==> flow/design.v <==
module  cordic_sin_cos
#(    
    parameter PIPELINE  = 16                         
)
(
    input                               clk,
    input                               rst_n,
    input       signed  [31:0]          angle,       
    input                               pre_vaild,
    output  reg signed  [31:0]          sin, 
    output  reg signed  [31:0]          cos,
    output  reg                         post_vaild
); 
wire signed [31:0]  angle_array[15:0];
assign angle_array[0]  = 32'sd2949120;     
assign angle_array[1]  = 32'sd1740992;     
assign angle_array[2]  = 32'sd919872;      
assign angle_array[3]  = 32'sd466944;      
assign angle_array[4]  = 32'sd234368;      
assign angle_array[5]  = 32'sd117312;      
assign angle_array[6]  = 32'sd58688;       
assign angle_array[7]  = 32'sd29312;       
assign angle_array[8]  = 32'sd14656;       
assign angle_array[9]  = 32'sd7360;        
assign angle_array[10] = 32'sd3648;        
assign angle_array[11] = 32'sd1856;	      
assign angle_array[12] = 32'sd896;         
assign angle_array[13] = 32'sd448;         
assign angle_array[14] = 32'sd256;         
assign angle_array[15] = 32'sd128;         
localparam K        = 32'h09b74;	   
reg signed  [31:0]  angle_map;
reg         [1:0]   site;
wire signed [15:0]  angle_t;
assign  angle_t = angle >>> 16;
always@(posedge clk or negedge rst_n)begin 
    if(!rst_n)begin
        angle_map   <=  0;
        site        <=  2'd1;
    end
    else    if((angle_t >= (-16'sd90))&&(angle_t <= 16'sd90))begin
        angle_map   <=  angle;
        site        <=  2'd1;
    end
    else    if(angle_t > 16'sd90 && angle_t <= 16'sd180)begin
        angle_map   <=  32'sd11796480 - angle;                   
        site        <=  2'd2;
    end
    else    begin
        angle_map   <=  -32'sd11796480 - angle;
        site        <=  2'd3;
    end
end   
reg signed 	[31:0] 		x[PIPELINE:0];
reg signed 	[31:0] 		y[PIPELINE:0];
reg signed 	[31:0] 		z[PIPELINE:0];
always@(posedge clk or negedge rst_n)begin
   if(!rst_n)begin
       x[0]    <=  32'sd0;
       y[0]    <=  32'sd0;
       z[0]    <=  32'sd0;
   end
   else    begin
       x[0]    <=   K;
       y[0]    <=   32'sd0;
       z[0]    <=   angle_map;
   end
end
genvar i;
generate
    for(i = 1;i < PIPELINE+1;i = i + 1)begin:cal_xyz
        always@(posedge clk or negedge rst_n)begin
            if(!rst_n)begin
                x[i]    <=  32'sd0;
                y[i]    <=  32'sd0;
                z[i]    <=  32'sd0;
            end
            else    if(z[i-1][31])begin
                x[i]    <=  x[i-1] + (y[i-1] >>> (i-1));
                y[i]    <=  y[i-1] - (x[i-1] >>> (i-1));
                z[i]    <=  z[i-1] + angle_array[i-1];
            end
            else    begin
                x[i]    <=  x[i-1] - (y[i-1] >>> (i-1));
                y[i]    <=  y[i-1] + (x[i-1] >>> (i-1));
                z[i]    <=  z[i-1] - angle_array[i-1];
            end
        end 
    end
endgenerate
reg     [PIPELINE+1:0]      vaild_r;
reg     [2*PIPELINE+1:0]    site_r;
always@(posedge clk or negedge rst_n)begin
    if(!rst_n)
        vaild_r <=  {(PIPELINE+2){1'b0}};
    else
        vaild_r <=  {vaild_r[PIPELINE:0],pre_vaild};
end
always@(posedge clk )begin
    site_r  <=  {site_r[2*PIPELINE-1:0],site};   
end
always@(posedge clk or negedge rst_n)begin
    if(!rst_n)
        post_vaild  <=  0;
    else
        post_vaild  <=  vaild_r[PIPELINE+1];
end
always@(posedge clk or negedge rst_n)begin
    if(!rst_n)begin
        sin <=  0;
        cos <=  0;
    end
    else    if(~vaild_r[PIPELINE+1])begin
        sin <=  0;
        cos <=  0;
    end
    else    begin
        case(site_r[2*PIPELINE+1:2*PIPELINE])
            2'd1:begin
                sin <=  y[PIPELINE];
                cos <=  x[PIPELINE];
            end
            2'd2:begin
                sin <=  y[PIPELINE];
                cos <=  ~x[PIPELINE] + 1;
            end
            2'd3:begin
                sin <=  y[PIPELINE];
                cos <=  ~x[PIPELINE] + 1;
            end      
            default:begin
                sin <=  y[PIPELINE];
                cos <=  x[PIPELINE];
            end
        endcase  
    end
end
endmodule
# Reports on cordic_sin_cos
# The steps from the RTL of cordic_sin_cos to its reports follow in flow order.
# Line numbers count from 1 in the design file above.
# Cell names lack the library's common part.
design:
  top_module: "cordic_sin_cos"
  clock_port: "clk"
  library: "sky130hd"
  lib_corner: "tt_025C_1v80"

# Word level
# Counts by Yosys on the flattened word-level netlist (proc, flatten, opt, wreduce). Print and check cells are left out. Cells with the same type and inputs are merged into one.
bits:
  reg_bits: 1657
  latch_bits: 0
  ramBits: 0
  romBits: 0
  clocked_rd_ports_x_width: 0
  mem_count: 0
  input_bits: 35
  out_inout_bits: 65
classes:
  addsub: 94
  n_mul: 0
  div: 0
  compare: 4
  n_eq: 2
  n_shift: 0
  mux: 53
  bitwise: 1
  n_reduce_logical: 3
ops:
  columns: ["cell", "n"]
  rows:
  - ["32-bit 2-to-1 mux", 51]
  - ["25-bit by 32-bit subtractor with 32-bit output (first input constant)", 2]
  - ["32-bit by 10-bit adder with 32-bit output (second input constant)", 2]
  - ["32-bit by 10-bit subtractor with 32-bit output (second input constant)", 2]
  - ["32-bit by 17-bit adder with 32-bit output", 2]
  - ["32-bit by 17-bit subtractor with 32-bit output", 2]
  - ["32-bit by 18-bit adder with 32-bit output", 2]
  - ["32-bit by 18-bit subtractor with 32-bit output", 2]
  - ["32-bit by 19-bit adder with 32-bit output", 2]
  - ["32-bit by 19-bit subtractor with 32-bit output", 2]
  - ["32-bit by 20-bit adder with 32-bit output", 2]
  - ["32-bit by 20-bit subtractor with 32-bit output", 2]
  - ["32-bit by 21-bit adder with 32-bit output", 2]
  - ["32-bit by 21-bit subtractor with 32-bit output", 2]
  - ["32-bit by 22-bit adder with 32-bit output", 2]
  - ["32-bit by 22-bit subtractor with 32-bit output", 2]
  - ["32-bit by 23-bit adder with 32-bit output", 2]
  - ["32-bit by 23-bit subtractor with 32-bit output", 2]
  - ["32-bit by 24-bit adder with 32-bit output", 2]
  - ["32-bit by 24-bit subtractor with 32-bit output", 2]
  - ["32-bit by 25-bit adder with 32-bit output", 2]
  - ["32-bit by 25-bit subtractor with 32-bit output", 2]
  - ["32-bit by 26-bit adder with 32-bit output", 2]
  - ["32-bit by 26-bit subtractor with 32-bit output", 2]
  - ["32-bit by 27-bit adder with 32-bit output", 2]
  - ["32-bit by 27-bit subtractor with 32-bit output", 2]
  - ["32-bit by 28-bit adder with 32-bit output", 2]
  - ["32-bit by 28-bit subtractor with 32-bit output", 2]
# Not listed: further kinds 46, cells in them 52.

# Logic depth
# Longest topological path by Yosys (ltp), each cell counted once; first at word level (registers and memories cut), then after technology mapping (sequential cells cut; the memories' decode and read muxes count).
logic_depth:
  depth_word: 4
  ABC_AREA: 0
  ltp_mapped: 22
  ltp_nobuf: 21

# Mapped cells and area
# The flow's flattened synthesis, as Yosys stat reports it; memories are mapped. The netlist is that of the ABC_AREA named above (0 if unset); the other value can give another one.
# Totals and module areas in this step are rounded.
mapped:
  mapped_cells: 12018
  mapped_area_um2: 109900
  flip_flops: 1477
  n_buf: 200
types:
  columns: ["type", "n", "area_total_um2"]
  rows:
  - ["dfrtp_1", 1460, 3.65E+04]
  - ["ha_1", 1267, 1.59E+04]
  - ["xnor2_1", 1157, 1.01E+04]
  - ["a21oi_1", 1245, 6.23E+03]
  - ["xor2_1", 563, 4.93E+03]
  - ["nor2_1", 1120, 4.2E+03]
  - ["a21o_1", 489, 3.67E+03]
  - ["o21ai_0", 537, 2.69E+03]
  - ["nand2_1", 572, 2.15E+03]
  - ["inv_1", 508, 1.91E+03]
  - ["nor3_1", 364, 1.82E+03]
  - ["o21a_1", 182, 1366.31]
  - ["o21bai_1", 157, 1178.63]
  - ["nor2b_1", 176, 1.1E+03]
  - ["nand2b_1", 164, 1.03E+03]
  - ["nand3_1", 204, 1.02E+03]
  - ["a31oi_1", 144, 900.864]
  - ["fa_1", 42, 840.806]
# Other cell types: 75; their cells: 1667.

# Worst setup path after synthesis
# Source: OpenSTA report_checks on the synthesized netlist (no wires, ideal clock, input and output delay 20% of the period each), path of least setup slack; recovery checks are left aside. Register names are those of the netlist, which keeps one name where synthesis merged equal registers.
synth_timing:
  path_kind: "input to register"
  start: "input angle[22]"
  end: "register angle_map[31]"
  period_ns: 6.0
  in_delay_ns: 1.200
  launch_ns: 1.200
  arrival_time_ns: 4.536
  required_time_ns: 5.921
  slack_ns: 1.385
  path_delay_ns: 3.415
  driving_pins: 19
  n_path_buf: 1
  period_less_setup_slack_ns: 4.615
# "path_delay_ns" = arrival - input delay + setup time.
# "driving_pins": output pins that drive a net of the path, with the launching flip-flop's if there is one; two outputs of one cell count as two.
# "period_less_setup_slack_ns" = period - worst setup slack (recovery checks aside). The figure is calculated, with input and output delays left at 20% of the set period.
# Between the ends stands the longest chain of elaborated cells between them, by number of cells; it is not shown to be the way that was timed. Of several equally long chains one is given.
# A line is the first line of the expression or statement that the cell stems from. Yosys adds cells for indexed reads and writes and turns some case tables into memories.
# At most two assigning lines are given for a register; there are more.
synth_via:
  path_cell_list: "inv_1 > nor4_1 > a31oi_1 > o22ai_1 > and2_1 > clkbuf_1 > or2_2 > inv_1 > ha_1 > and3_1 > nand4_1 > a21boi_1 > o21ai_1 > a21oi_1 > nor3_1 > o31ai_1 > a21oi_1 > o21bai_1 > mux2i_1"
  elab_chain_cells: 4
  cone_cells: 10
  classes_between: "add/sub (2); compare (4); mux (2); reduce/logical (2)"
synth_lines:
  columns: ["item", "line_no", "source"]
  rows:
  - ["start: declaration", 8, "input       signed  [31:0]          angle,"]
  - ["16-bit by 8-bit greater-than comparator with 1-bit output", 45, "else    if(angle_t > 16'sd90 && angle_t <= 16'sd180)begin"]
  - ["1-bit logical AND", 45, null]
  - ["32-bit 2-to-1 mux", 45, null]
  - ["32-bit 2-to-1 mux", 41, "else    if((angle_t >= (-16'sd90))&&(angle_t <= 16'sd90))begin"]
  - ["end: assignment", 42, "angle_map   <=  angle;"]
  - ["end: assignment", 46, "angle_map   <=  32'sd11796480 - angle;"]
  - ["end: declaration", 32, "reg signed  [31:0]  angle_map;"]

# Worst path after layout
# From the final timing report of record 3: the path of least setup slack in the routed layout; clock arrival at registers is part of the times.
layout_timing:
  path_kind: "register to register"
  start: "register y[12][21]"
  end: "register x[13][31]"
  period_ns: 6.0
  launch_ns: 0.87
  arrival_time_ns: 5.99
  required_time_ns: 6.78
  slack_ns: 0.79
  driving_pins: 19
  n_path_buf: 0
# Between the ends stands the longest chain of elaborated cells between them, by number of cells; it is not shown to be the way that was timed. Of several equally long chains one is given.
# At most two assigning lines are given for a register; there are more.
layout_via:
  path_cell_list: "dfrtp_1 > nor3_1 > nand2_1 > nor4_1 > nand2b_1 > nor4_1 > a31oi_1 > xor2_1 > ha_1 > nor2_1 > nor2b_1 > nor2_1 > or3_1 > o32ai_1 > a41oi_1 > a211oi_1 > a21oi_1 > o31ai_1 > xnor2_1"
  elab_chain_cells: 2
  cone_cells: 3
  classes_between: "add/sub (2); mux (1)"
layout_lines:
  columns: ["item", "line_no", "source"]
  rows:
  - ["start: declaration", 55, "reg signed [31:0] y[PIPELINE:0];"]
  - ["start: assignment", 80, "y[i]    <=  y[i-1] - (x[i-1] >>> (i-1));"]
  - ["start: assignment", 85, "y[i]    <=  y[i-1] + (x[i-1] >>> (i-1));"]
  - ["32-bit by 20-bit subtractor with 32-bit output", 84, "x[i]    <=  x[i-1] - (y[i-1] >>> (i-1));"]
  - ["32-bit 2-to-1 mux", 78, "else    if(z[i-1][31])begin"]
  - ["end: assignment", 79, "x[i]    <=  x[i-1] + (y[i-1] >>> (i-1));"]
  - ["end: assignment", 84, null]
  - ["end: declaration", 54, "reg signed [31:0] x[PIPELINE:0];"]

# Settings and measured results of 4 stored flow runs for module cordic_sin_cos (sky130hd), not sorted in any way. The constraints put input and output delay at 20% of the set period each and load the outputs with 0.01 pF.
# "period_less_ws_ns" means the clock period less the worst setup slack. The figure is calculated, with input and output delays left at 20% of the set period.
# "worstPathTime_ns": the worst setup path's part of the clock period (all of it between registers, 20% less for each end at a port) less its slack. A launch clock that arrives late makes it longer, a capture clock that arrives late makes it shorter.
# The results are shown rounded.
runs:
  - name: "record 1"
    settings:
      CELL_PAD_IN_SITES_GLOBAL_PLACEMENT: 2
      CORE_ASPECT_RATIO: 1.86
      CORE_MARGIN: 8
      CORE_UTILIZATION: 70
      CTS_CLUSTER_SIZE: 26
      GPL_TIMING_DRIVEN: 1
      SLEW_MARGIN: 15
      period_ns: 7.92
      CAP_MARGIN: 20
    outcome: "incomplete, placement halted on GPL-0301"
  - name: "record 2"
    settings:
      CELL_PAD_IN_SITES_GLOBAL_PLACEMENT: 2
      CORE_MARGIN: 8
      CORE_UTILIZATION: 70
      GPL_TIMING_DRIVEN: 1
      SLEW_MARGIN: 15
      period_ns: 7.92
      CAP_MARGIN: 20
    outcome: "incomplete, placement halted on GPL-0301"
  - name: "record 3"
    settings:
      CELL_PAD_IN_SITES_GLOBAL_PLACEMENT: 1
      SLEW_MARGIN: 15
      period_ns: 6.0
      CAP_MARGIN: 20
      CORE_MARGIN: 2
      CORE_UTILIZATION: 40
    results:
      ys_area_um2: 109900
      worstPathTime_ns: 5.21
      critical_path_kind: "register to register"
      fin_tns_ns: 0.000
      cell_area_final_um2: 122100
      period_less_ws_ns: 5.208
      final_die_area_um2: 278800
      finalUtil_frac: 0.446
      timing.setup.ws_ns: 0.792
  - name: "record 4"
    settings:
      CORE_UTILIZATION: 40
      SETUP_SLACK_MARGIN: -0.3
      period_ns: 5.19
      CAP_MARGIN: 20
      CORE_MARGIN: 2
      SLEW_MARGIN: 20
    results:
      period_less_ws_ns: 5.030
      cell_area_final_um2: 122100
      ys_area_um2: 109900
      timing.setup.ws_ns: 0.160
      worstPathTime_ns: 5.03
      critical_path_kind: "register to register"
      fin_tns_ns: 0.000
      final_die_area_um2: 278800
      finalUtil_frac: 0.446
